==> flow/design.v <==
`timescale 1ns / 1ps
module AProject2(led,lednext,switch,switchnext,btn, clk, rst, a, b, c, d, e, f, g, an
    );
input [3:0] btn; 
input [4:0] switch;
input [2:0] switchnext;
input clk; 
input rst;                                   
output a, b, c, d, e, f, g;  
output [3:0] an; 
output [4:0] led;
output [2:0] lednext;
reg a, b, c, d, e, f, g;  
reg [3:0] an;
reg slow_clock;
integer i;
integer count;
integer led_count;
integer guess;
integer guess_count;
integer guess_count2;
integer guess_count3;
reg countPL1;
reg countPL2;
reg countPL2values;
reg tempcount;
reg equaltemp;
reg freeze;
reg switchnextcount;
reg [4:0] led;
reg [2:0] lednext;
reg [4:0] dig;
reg [5:0] button0;
reg [5:0] button1;
reg [5:0] button2;
reg [5:0] button3;
reg [5:0] player1_0;
reg [5:0] player1_1;
reg [5:0] player1_2;
reg [5:0] player1_3;
reg [5:0] player2_0;
reg [5:0] player2_1;
reg [5:0] player2_2;
reg [5:0] player2_3;
reg [19:0] player1_full;
reg [19:0] player2_full;
wire slow_tick = (count > 900) && (slow_clock == 1'b0);
always @(posedge clk) 
begin
	if (rst)
	begin
		count<=0;
		slow_clock<=0;
	end
	else if (count > 900)
	begin
		count<=1;
		slow_clock<=~slow_clock;
	end
	else
		count<=count+1;
end
always @(posedge clk) 
if (rst)
begin
	a=0; b=0; c=0; d=0; e=0; f=0; g=0;
	an=0; led=0; lednext=0; dig=0;
	led_count=0;
	guess=0; guess_count=0; guess_count2=0; guess_count3=0;
	countPL1=0; countPL2=0; countPL2values=0;
	tempcount=0; equaltemp=0; freeze=0; switchnextcount=0;
	button0=0; button1=0; button2=0; button3=0;
	player1_0=0; player1_1=0; player1_2=0; player1_3=0;
	player2_0=0; player2_1=0; player2_2=0; player2_3=0;
	player1_full=0; player2_full=0;
end
else if (slow_tick)
begin
	if(freeze==0)
	begin
		led=switch;
		lednext=switchnext;
	end
	if (switch[4] == 0)                                 
	begin
		an=4'b 1111;
		button0=5'b00000;							
		button1=5'b10001;							
		button2=5'b00001;							
		button3=5'b00100;	
		countPL1=0;
		countPL2=0;
		countPL2values=0;
		tempcount=0;
		equaltemp=0;
		freeze=0;
		guess=0;
		guess_count=0;
		guess_count2=0;
		guess_count3=0;			
		player1_0=0;
		player1_1=0;
		player1_2=0;
		player1_3=0;
		player2_0=0;
		player2_1=0;
		player2_2=0;
		player2_3=0;
		player1_full=0;
		player2_full=0;			
	end
   else
		if(freeze==1)
		begin
			if (led_count > 5000) 
			begin 
				led_count=0;
				led=~led; 
				lednext=~lednext;
			end 
			led_count = led_count+1; 
		end
		if(switchnext[2]==1)								 
		begin
			if(switchnextcount==0)
			begin
				button0=player2_0;
				button1=player2_1;
				button2=player2_2;
				button3=player2_3;
				switchnextcount=1;
			end	
		end
		else
		begin
		switchnextcount=0;
		end
	 	if(switchnext[1]==0)									 
		begin
			if(countPL1==0)
			begin
				button0=5'b00000;
				button1=5'b10001;
				button2=5'b00001;
				button3=5'b00100;	
				countPL1=1;
				countPL2=0;
			end
		end
      begin 
			case (an)
				4'b 1110: an=4'b 1101;	
				4'b 1101: an=4'b 1011;  
				4'b 1011: an=4'b 0111;
				4'b 0111: an=4'b 1110;
				4'b 1111:an=4'b 0111;				
				default: an=1111; 
			endcase
			case (an)
				4'b 0111:  
				begin
					if(btn == 4'b0001)
					begin
						if(freeze==0)
						begin
							button0=switch;
							dig=button0;  
						end			
					end
					else
					begin
						dig=button0;
					end
				end
				4'b 1011: 
				begin
					if(btn == 4'b0010)
					begin
						if(freeze==0)
						begin								
							button1=switch;
							dig=button1;
						end
					end
					else
					begin
						dig=button1;
					end
				end	 
				4'b 1101: 
				begin
					if(btn == 4'b0100)
					begin
						if(freeze==0)
						begin								
							button2=switch;
							dig=button2;
						end
					end
					else
					begin
						dig=button2;
					end
				end
				4'b1110:  
				begin
					if(btn == 4'b1000)
					begin
						if(freeze==0)
						begin
							button3=switch;
							dig=button3;
						end
					end
					else
					begin
						dig=button3;
					end	
				end
			endcase
			if(switchnext[1]==1)														 
			begin
				if(countPL2==0)
				begin
					player1_0=button0;						     					 
					player1_1=button1;
					player1_2=button2;
					player1_3=button3;
					player1_full[4:0]=player1_0;
					player1_full[9:5]=player1_1;
					player1_full[14:10]=player1_2;
					player1_full[19:15]=player1_3;
					button0=5'b00000;
					button1=5'b10010;
					button2=5'b00001;
					button3=5'b00100;	
					countPL1=0;
					countPL2=1;
				end
				if(switchnext[0]==1)													 
				begin
					if(countPL2values==0)
					begin					
						player2_0=button0;						     					 
						player2_1=button1;
						player2_2=button2;
						player2_3=button3;
						player2_full[4:0]=player2_0;
						player2_full[9:5]=player2_1;
						player2_full[14:10]=player2_2;
						player2_full[19:15]=player2_3;								
						countPL2values=1;
					end
				end
				if(switchnext[0]==0)													 
				begin
					if(countPL2values==1)
					begin
						if(player2_full < player1_full)     					 
						begin
							button0=5'b 00000;
							button1=5'b 00011;
							button2=5'b 00001;
							button3=5'b 10010;
							guess=guess+1;
							countPL2values=0;
						end
						if(player2_full > player1_full)      					 
						begin
							button0=5'b 00000;
							button1=5'b 00101;
							button2=5'b 00010;
							button3=5'b 10010;
							guess=guess+1;
							countPL2values=0;
						end
						if(player2_full == player1_full)
						begin
							if(equaltemp==0)
							begin
								guess=guess+1;
								equaltemp=1;
							end
							if(guess>=1000 && guess<10000)
							begin
								guess=guess-1000;
								guess_count3=guess_count3+1;
							end												
							if(guess>=100 && guess<1000)
							begin
								guess=guess-100;
								guess_count2=guess_count2+1;
							end
							if(guess>=10 && guess<100)
							begin
								guess=guess-10;
								guess_count=guess_count+1;													
							end
							if(guess<10)
							begin
								if(tempcount==0)
								begin
									guess=guess+16;
									guess_count=guess_count+16;
									guess_count2=guess_count2+16;
									guess_count3=guess_count3+16;														
									tempcount=1;
								end
								button0=guess;
								button1=guess_count;
								button2=guess_count2;
								button3=guess_count3;
								led=0;
								lednext=0;
								countPL2values=0;
								freeze=1;
							end
						end											
					end
				end
			end
		end
		case (dig) 
		  5'b11111:  begin   
							a=0; b=1; c=1; d=1; e=0; f=0; g=0;  
						 end
		  5'b11110:  begin    
							a=0; b=1; c=1; d=0; e=0; f=0; g=0;  
						 end
		  5'b11101:  begin   
							a=1; b=0; c=0; d=0; e=0; f=1; g=0;  
						 end
		  5'b11100:  begin    
							a=0; b=1; c=1; d=0; e=0; f=0; g=1;  
						 end
		  5'b11011:  begin    
							a=1; b=1; c=0; d=0; e=0; f=0; g=0;  
						 end
		  5'b11010:  begin    
							a=0; b=0; c=0; d=1; e=0; f=0; g=0;  
						 end
		  5'b11001:  begin    
							a=0; b=0; c=0; d=1; e=1; f=0; g=0;  
						 end
		  5'b11000:  begin    
							a=0; b=0; c=0; d=0; e=0; f=0; g=0;  
						 end
		  5'b10111:  begin   
							a=0; b=0; c=0; d=1; e=1; f=1; g=1;  
						 end
		  5'b10110:  begin    
							a=0; b=1; c=0; d=0; e=0; f=0; g=0;  
						 end	
		  5'b10101:  begin    
							a=0; b=1; c=0; d=0; e=1; f=0; g=0;  
						 end
		  5'b10100:  begin    
							a=1; b=0; c=0; d=1; e=1; f=0; g=0;  
						 end
		  5'b10011:  begin    
							a=0; b=0; c=0; d=0; e=1; f=1; g=0;  
						 end 
		  5'b10010:  begin     
							a=0; b=0; c=1; d=0; e=0; f=1; g=0;    
						 end 
		  5'b10001:  begin     
							a=1; b=0; c=0; d=1; e=1; f=1; g=1;  
						 end 
		  5'b10000:  begin    
							a=0; b=0; c=0; d=0; e=0; f=0; g=1;  
						 end 
		  5'b00001:  begin    
							a=1; b=1; c=1; d=0; e=0; f=0; g=1;     
						 end
		  5'b00010:  begin    
							a=1; b=0; c=0; d=1; e=0; f=0; g=0;     
						 end	
		  5'b00011:  begin    
							a=1; b=1; c=0; d=0; e=0; f=1; g=0;     
						 end			 
		  5'b00100:  begin    
							a=0; b=0; c=1; d=1; e=0; f=0; g=0;     
						 end
		  5'b00101:  begin    
							a=1; b=1; c=1; d=1; e=0; f=1; g=1;     
						 end
		  5'b00110:  begin    
							a=1; b=0; c=0; d=0; e=0; f=0; g=1;     
						 end
		  5'b00111:  begin    
							a=0; b=1; c=0; d=0; e=1; f=0; g=1;     
						 end
		  5'b01000:  begin    
							a=1; b=0; c=0; d=0; e=1; f=0; g=0;     
						 end					 
		  5'b00000:  begin    
							a=1; b=1; c=1; d=1; e=1; f=1; g=1;      
						 end 	
		  default:  begin    
							a=1; b=1; c=1; d=1; e=1; f=1; g=1;  
						end 
		endcase 
	end
endmodule
Lab notebook: AProject2

## Tool chain data of AProject2

Tool output for the design above before and after an edit, in the order of the flow.
"unedited" refers to lines of the RTL above, "edited" to lines of the edited file.
"change" is "edited" less "unedited", of the values as shown; "relative change" is that difference over "unedited", in percent.
Operators carry their Yosys type and port widths (W data, S select, Z words).
Library cell names are shortened.
The mark n/a stands for no value.

- Design top: AProject2
- Clock: clk
- Standard-cell library: sky130hd
- Library corner: tt_025C_1v80

## The edit

The edit as a unified diff against the file above.
This change comes from a script, not from a designer. No optimisation was intended, and the edited design may behave differently.

```diff
@@ -285,5 +285,5 @@
 							begin
 								guess=guess-1000;
-								guess_count3=guess_count3+1;
+								guess_count3=guess_count3|1;
 							end												
 							if(guess>=100 && guess<1000)
```

## After elaboration

Source: Yosys, flattened and elaborated, memories not mapped. Widths are those after wreduce. Print and check cells do not count. Equal cells are merged and count once.
Memory sizes are those after Yosys's memory passes, which may raise the word count (mostly to a power of two), join words into wider ones and drop unused or constant bits.

Operators by class:

| element | unedited | edited | change | relative change (%) |
|---|---|---|---|---|
| $add $sub $neg | 15 | 14 | -1 | -6.67 |
| $mul | 0 | 0 | 0 | n/a |
| div/mod/pow operators | 0 | 0 | 0 | n/a |
| $lt $le $gt $ge | 11 | 11 | 0 | 0.00 |
| equal/unequal tests | 12 | 12 | 0 | 0.00 |
| shifts and indexed selects | 0 | 0 | 0 | n/a |
| mux-type cells | 313 | 311 | -2 | -0.64 |
| bitwise logic cells | 3 | 3 | 0 | 0.00 |
| reduce/logical cells | 6 | 6 | 0 | 0.00 |

Operator list:

| kind | unedited | edited | change | relative change (%) |
|---|---|---|---|---|
| $mux W32 | 102 | 99 | -3 | -2.94 |
| $mux W1 | 51 | 52 | +1 | +1.96 |
| $add A32 B2 Y32 const B | 8 | 7 | -1 | -12.50 |

Operator kinds equal on both sides are left out: 33.

Storage and ports:

| element | unedited | edited | change | relative change (%) |
|---|---|---|---|---|
| bits in registers | 305 | 305 | 0 | 0.00 |
| bits in latches | 0 | 0 | 0 | n/a |
| bits in writable memories | 0 | 0 | 0 | n/a |
| bits in read-only memories | 224 | 224 | 0 | 0.00 |
| word width x clocked read ports | 7 | 7 | 0 | 0.00 |
| memories | 1 | 1 | 0 | 0.00 |
| input port bits | 14 | 14 | 0 | 0.00 |
| elaborated cells | 390 | 387 | -3 | -0.77 |

Memories:

| element | unedited | edited |
|---|---|---|
| shape (words x width / read and write ports) | 32x7 r1 w0 | 32x7 r1 w0 |

## Logic depth

Longest topological path by Yosys (ltp), each cell counted once; first at word level (registers and memories cut), then after technology mapping (sequential cells cut; the memories' decode and read muxes count).

Logic depth:

| element | unedited | edited | change | relative change (%) |
|---|---|---|---|---|
| depth after elaboration | 74 | 74 | 0 | 0.00 |
| ABC_AREA | 0 | 0 | n/a | n/a |
| gate-level depth with buffers | 72 | 64 | -8 | -11.11 |
| gate-level depth less buffers | 55 | 52 | -3 | -5.45 |

## Synthesis result

The flow's flattened synthesis, as Yosys stat reports it; memories are mapped. The netlist is that of the ABC_AREA named above (0 if unset); the other value can give another one.

Cells by type:

| type | unedited | edited | change | relative change (%) |
|---|---|---|---|---|
| nor2_1 | 347 | 294 | -53 | -15.27 |
| a21oi_1 | 154 | 199 | +45 | +29.22 |
| mux2i_1 | 49 | 27 | -22 | -44.90 |
| nor3_1 | 61 | 77 | +16 | +26.23 |
| nand2_1 | 333 | 320 | -13 | -3.90 |
| clkbuf_1 | 124 | 113 | -11 | -8.87 |
| o221ai_1 | 16 | 6 | -10 | -62.50 |
| a22oi_1 | 49 | 40 | -9 | -18.37 |
| o21ai_1 | 23 | 14 | -9 | -39.13 |
| a222oi_1 | 9 | 0 | -9 | -100.00 |
| buf_2 | 10 | 18 | +8 | +80.00 |
| xnor2_1 | 141 | 134 | -7 | -4.96 |
| inv_1 | 46 | 39 | -7 | -15.22 |
| o21a_1 | 10 | 17 | +7 | +70.00 |
| mux2_2 | 8 | 15 | +7 | +87.50 |
| nand4_1 | 61 | 67 | +6 | +9.84 |
| nor4b_1 | 11 | 5 | -6 | -54.55 |
| o22ai_1 | 17 | 22 | +5 | +29.41 |

Cell types equal on both sides are left out: 21.
The list need not be complete.

Synthesis totals:

| element | unedited | edited | change | relative change (%) |
|---|---|---|---|---|
| cell count | 2576 | 2523 | -53 | -2.06 |
| chip area (Yosys) (mm^2) | 0.0184402 | 0.0181449 | -0.0002953 | -1.60 |
| area of sequential cells (mm^2) | 0.0044643 | 0.0044643 | 0.0000000 | 0.00 |
| flip-flops | 223 | 223 | 0 | 0.00 |

## Path before layout

Source: OpenSTA report_checks on the synthesized netlist (no wires, ideal clock, input and output delay 20% of the period each), path of least setup slack; recovery checks are left aside. Register names are those of the netlist, which keeps one name where synthesis merged equal registers.

Timing path post-synthesis:

| element | unedited | edited | change | relative change (%) |
|---|---|---|---|---|
| path type | input to register | input to register | n/a | n/a |
| start point | input port switch[4] | input port switch[4] | n/a | n/a |
| end point | register guess_count[4] | register button0[1] | n/a | n/a |
| clock period (ps) | 25000 | 25000 | 0 | 0.00 |
| setup time (ps) | 120 | 134 | +14 | n/a |
| time at the first pin (ps) | 5000 | 5000 | 0 | 0.00 |
| arrival time (ps) | 19503 | 18956 | -547 | -2.80 |
| required time (ps) | 24880 | 24866 | -14 | -0.06 |
| setup slack (ps) | 5377 | 5910 | +533 | n/a |
| path delay (ps) | 14623 | 14090 | -533 | -3.64 |
| stages on the path | 64 | 59 | -5 | -7.81 |
| path buffers | 13 | 11 | -2 | -15.38 |
| synthesis period reached (ps) | 19623 | 19090 | -533 | -2.72 |

"path delay" is the arrival time less input delay plus setup time.
"stages on the path" counts driving pins, that of a launching flip-flop among them; a cell with two outputs on the path counts twice.
"synthesis period reached" = period - worst setup slack (recovery checks aside). The figure is calculated, with input and output delays left at 20% of the set period.
The rows between start and end are the longest chain of elaborated cells between them; the timing report does not say that the signal goes this way. Where chains are equally long, one stands for them.
A line is the first line of the expression or statement that the cell stems from. Yosys adds cells for indexed reads and writes and turns some case tables into memories.
At most two assigning lines are given for a register; there are more.

On the way, post-synthesis, unedited:
- Cells stage by stage: clkbuf_1 > clkbuf_1 > clkbuf_1 > clkbuf_1 > buf_1 > clkbuf_1 > clkbuf_1 > and2_1 > nand2_1 > nor3b_1 > nor3b_1 > mux2i_1 > nand2_1 > a32o_1 > ha_1 > nand4_1 > or4_1 > buf_4 > [28 not listed] > nor4b_1 > nor4_4 > nor2_1 > ha_1 > inv_1 > nor3_1 > nand4_1 > o41ai_1 > nor4_1 > nand4b_1 > nor3_4 > or2_1 > buf_2 > and2_1 > buf_4 > xnor2_1 > and3_1 > o31a_1
- Length of the longest elaborated chain: 74
- Elaborated cells on any way between the ends: 199
- Those cells by class: add/sub: 8; compare: 9; eq/ne: 8; mux: 171; reduce/logical: 3

Ends and longest elaborated chain, post-synthesis, unedited:

| element | RTL line | source |
|---|---|---|
| start: declaration | 5 | `input [4:0] switch;` |
| $mux W6 | 84 | `if (switch[4] == 0)` |
| $mux W6 | 125 | `if(switchnextcount==0)` |
| $mux W6 | 123 | `if(switchnext[2]==1)` |
| $mux W6 | 77 | `else if (slow_tick)` |
| $mux W6 | 64 | `if (rst)` |
| $mux W6 | 140 | `if(countPL1==0)` |
| $mux W6 | 138 | `if(switchnext[1]==0)` |
| [60 not listed] | n/a |  |
| $add A32 B6 Y32 | 304 | `guess_count=guess_count+16;` |
| $mux W32 | 301 | `if(tempcount==0)` |
| $mux W32 | 299 | `if(guess<10)` |
| $mux W32 | 277 | `if(player2_full == player1_full)` |
| $mux W32 | 257 | `if(countPL2values==1)` |
| $mux W32 | 255 | `if(switchnext[0]==0)` |
| $mux W32 | 221 | `if(switchnext[1]==1)` |
| end: assignment | 297 | `guess_count=guess_count+1;` |
| end: assignment | 304 |  |
| end: declaration | 20 | `integer guess_count;` |

On the way, post-synthesis, edited:
- Cells stage by stage: buf_2 > buf_1 > clkbuf_1 > clkbuf_1 > buf_1 > clkbuf_1 > nand3_1 > nor3b_1 > nand3_1 > mux2_2 > nand2b_1 > a32o_1 > ha_1 > nand4_2 > or4_1 > buf_2 > a31o_2 > nand3_1 > [23 not listed] > o31ai_1 > a221oi_2 > nand3_2 > o2111ai_4 > nand4_1 > or4_1 > buf_2 > a211oi_4 > nand2_1 > xnor2_1 > ha_1 > and2_0 > o2111ai_1 > a21oi_1 > buf_2 > mux2i_1 > a221oi_1 > a211oi_1
- Length of the longest elaborated chain: 74
- Elaborated cells on any way between the ends: 190
- Those cells by class: add/sub: 7; compare: 9; eq/ne: 8; mux: 163; reduce/logical: 3

Ends and longest elaborated chain, post-synthesis, edited:

| element | RTL line | source |
|---|---|---|
| start: declaration | 5 | `input [4:0] switch;` |
| $mux W6 | 84 | `if (switch[4] == 0)` |
| $mux W6 | 125 | `if(switchnextcount==0)` |
| $mux W6 | 123 | `if(switchnext[2]==1)` |
| $mux W6 | 77 | `else if (slow_tick)` |
| $mux W6 | 64 | `if (rst)` |
| $mux W6 | 140 | `if(countPL1==0)` |
| $mux W6 | 138 | `if(switchnext[1]==0)` |
| [60 not listed] | n/a |  |
| $add A32 B6 Y32 | 303 | `guess=guess+16;` |
| $mux W32 | 301 | `if(tempcount==0)` |
| $mux W6 | 299 | `if(guess<10)` |
| $mux W6 | 277 | `if(player2_full == player1_full)` |
| $mux W6 | 257 | `if(countPL2values==1)` |
| $mux W6 | 255 | `if(switchnext[0]==0)` |
| $mux W6 | 221 | `if(switchnext[1]==1)` |
| end: assignment | 166 | `button0=switch;` |
| end: assignment | 309 | `button0=guess;` |
| end: declaration | 33 | `reg [5:0] button0;` |

## Path in the finished layout

Path of least setup slack in the final report of each run of pair A (OpenROAD, finished layout, wires in). Where an end is a register, its clock arrival counts in the times.
The report prints the path's times to 10 ps; the period is as set.

Timing path post-layout:

| element | unedited | edited | change | relative change (%) |
|---|---|---|---|---|
| path type | input to register | input to register | n/a | n/a |
| start point | input port switchnext[1] | input port switch[4] | n/a | n/a |
| end point | register guess_count[4] | register guess[13] | n/a | n/a |
| clock period (ps) | 25000 | 25000 | 0 | 0.00 |
| setup time (ps) | 110 | 160 | +50 | n/a |
| time at the first pin (ps) | 5000 | 5000 | 0 | 0.00 |
| arrival time (ps) | 21560 | 21410 | -150 | -0.70 |
| required time (ps) | 25470 | 25400 | -70 | -0.27 |
| setup slack (ps) | 3910 | 3990 | +80 | n/a |
| stages on the path | 53 | 50 | -3 | -5.66 |
| path buffers | 3 | 2 | -1 | -33.33 |

The rows between start and end are the longest chain of elaborated cells between them; the timing report does not say that the signal goes this way. Where chains are equally long, one stands for them.
At most two assigning lines are given for a register; there are more.

On the way, post-layout, unedited:
- Cells stage by stage: clkdlybuf4s50_1 > clkinv_1 > o21ai_0 > o21ai_0 > a221o_1 > mux2i_1 > nand2_1 > a32o_1 > ha_1 > nand4_2 > nor4_4 > nand2_1 > nand3_1 > xnor2_1 > ha_1 > o2111ai_1 > mux2i_1 > mux2i_1 > [17 not listed] > nand3_1 > or3_4 > nor4_4 > nor2_1 > ha_1 > inv_1 > nor3_1 > nand4_1 > o41ai_1 > nor4_1 > nand4b_1 > nor3_4 > or2_1 > buf_4 > and2_1 > xnor2_1 > and3_1 > o31a_1
- Length of the longest elaborated chain: 68
- Elaborated cells on any way between the ends: 130
- Those cells by class: add/sub: 6; compare: 9; eq/ne: 1; mux: 111; reduce/logical: 3

Ends and longest elaborated chain, post-layout, unedited:

| element | RTL line | source |
|---|---|---|
| start: declaration | 6 | `input [2:0] switchnext;` |
| $mux W6 | 138 | `if(switchnext[1]==0)` |
| $mux W6 | 77 | `else if (slow_tick)` |
| $mux W6 | 64 | `if (rst)` |
| $mux W6 | 164 | `if(freeze==0)` |
| $mux W6 | 162 | `if(btn == 4'b0001)` |
| $mux W6 | 159 | `case (an)` |
| $mux W6 | 223 | `if(countPL2==0)` |
| [54 not listed] | n/a |  |
| $add A32 B6 Y32 | 304 | `guess_count=guess_count+16;` |
| $mux W32 | 301 | `if(tempcount==0)` |
| $mux W32 | 299 | `if(guess<10)` |
| $mux W32 | 277 | `if(player2_full == player1_full)` |
| $mux W32 | 257 | `if(countPL2values==1)` |
| $mux W32 | 255 | `if(switchnext[0]==0)` |
| $mux W32 | 221 | `if(switchnext[1]==1)` |
| end: assignment | 297 | `guess_count=guess_count+1;` |
| end: assignment | 304 |  |
| end: declaration | 20 | `integer guess_count;` |

On the way, post-layout, edited:
- Cells stage by stage: buf_4 > buf_4 > inv_1 > o21ai_0 > o21ai_0 > a221o_1 > mux2_2 > nand2b_1 > a32o_1 > ha_1 > nand4_2 > nor2_1 > a22oi_1 > nand3_1 > xnor2_1 > ha_1 > nand2_1 > or3_1 > [14 not listed] > nor2_1 > a21oi_1 > o31ai_1 > a221oi_2 > and3_1 > a2111oi_0 > nor4_2 > nor2_1 > a211oi_4 > nand2_1 > xnor2_1 > ha_1 > and2_0 > nor2b_1 > a211oi_2 > nand3_1 > xor2_1 > o22ai_1
- Length of the longest elaborated chain: 74
- Elaborated cells on any way between the ends: 188
- Those cells by class: add/sub: 7; compare: 9; eq/ne: 8; mux: 161; reduce/logical: 3

Ends and longest elaborated chain, post-layout, edited:

| element | RTL line | source |
|---|---|---|
| start: declaration | 5 | `input [4:0] switch;` |
| $mux W6 | 84 | `if (switch[4] == 0)` |
| $mux W6 | 125 | `if(switchnextcount==0)` |
| $mux W6 | 123 | `if(switchnext[2]==1)` |
| $mux W6 | 77 | `else if (slow_tick)` |
| $mux W6 | 64 | `if (rst)` |
| $mux W6 | 140 | `if(countPL1==0)` |
| $mux W6 | 138 | `if(switchnext[1]==0)` |
| [60 not listed] | n/a |  |
| $add A32 B6 Y32 | 303 | `guess=guess+16;` |
| $mux W32 | 301 | `if(tempcount==0)` |
| $mux W32 | 299 | `if(guess<10)` |
| $mux W32 | 277 | `if(player2_full == player1_full)` |
| $mux W32 | 257 | `if(countPL2values==1)` |
| $mux W32 | 255 | `if(switchnext[0]==0)` |
| $mux W32 | 221 | `if(switchnext[1]==1)` |
| end: assignment | 265 | `guess=guess+1;` |
| end: assignment | 274 | `guess=guess+1;` |
| end: declaration | 19 | `integer guess;` |

## Flow runs

Runs of the flow (Yosys, OpenROAD) on both versions; the two runs of a pair have the same settings. The constraints put input and output delay at 20% of the set period each and load the outputs with 0.01 pF.

Flow settings, pair A:
- CORE_UTILIZATION: 40
- period_ns: 25.0
- CAP_MARGIN: 20
- CORE_MARGIN: 2
- SLEW_MARGIN: 20

Final reports, pair A:

| element | unedited | edited | change | relative change (%) |
|---|---|---|---|---|
| Yosys chip area after synthesis (mm^2) | 0.0184402 | 0.0181449 | -0.0002953 | -1.60 |
| full die area (mm^2) | 0.0478341 | 0.0470825 | -0.0007516 | -1.57 |
| utilization in the final report (%) | 44.1 | 44.0 | -0.1 | n/a |
| worst setup slack after layout (ps) | 3911 | 3989 | +78 | n/a |
| smallest hold slack (ps) | 452 | 450 | -2 | n/a |
| power (uW) | 807 | 814.7 | +7.7 | +0.95 |
| period achieved (ps) | 21089 | 21011 | -78 | -0.37 |

Flow settings, pair B:
- CAP_MARGIN: 40
- CORE_UTILIZATION: 24
- HOLD_SLACK_MARGIN: -0.09
- MAX_ROUTING_LAYER: met4
- PLACE_DENSITY: 0.6
- TNS_END_PERCENT: 100
- period_ns: 32.0
- CORE_MARGIN: 2
- SLEW_MARGIN: 20

Final reports, pair B:

| element | unedited | edited | change | relative change (%) |
|---|---|---|---|---|
| Yosys chip area after synthesis (mm^2) | 0.0184402 | 0.0181449 | -0.0002953 | -1.60 |
| full die area (mm^2) | 0.0790678 | 0.0778187 | -0.0012491 | -1.58 |
| utilization in the final report (%) | 27.5 | 27.4 | -0.1 | n/a |
| worst setup slack after layout (ps) | 9803 | 10006 | +203 | n/a |
| smallest hold slack (ps) | 452 | 457 | +5 | n/a |
| power (uW) | 661.8 | 638.8 | -23.0 | -3.48 |
| period achieved (ps) | 22197 | 21994 | -203 | -0.91 |

"period achieved" means the clock period less the worst setup slack. The figure is calculated, with input and output delays left at 20% of the set period.
By "power" is meant OpenSTA's value without simulated activity: inputs other than the clock are taken to toggle once in ten clock periods, and the tool carries that through the logic.
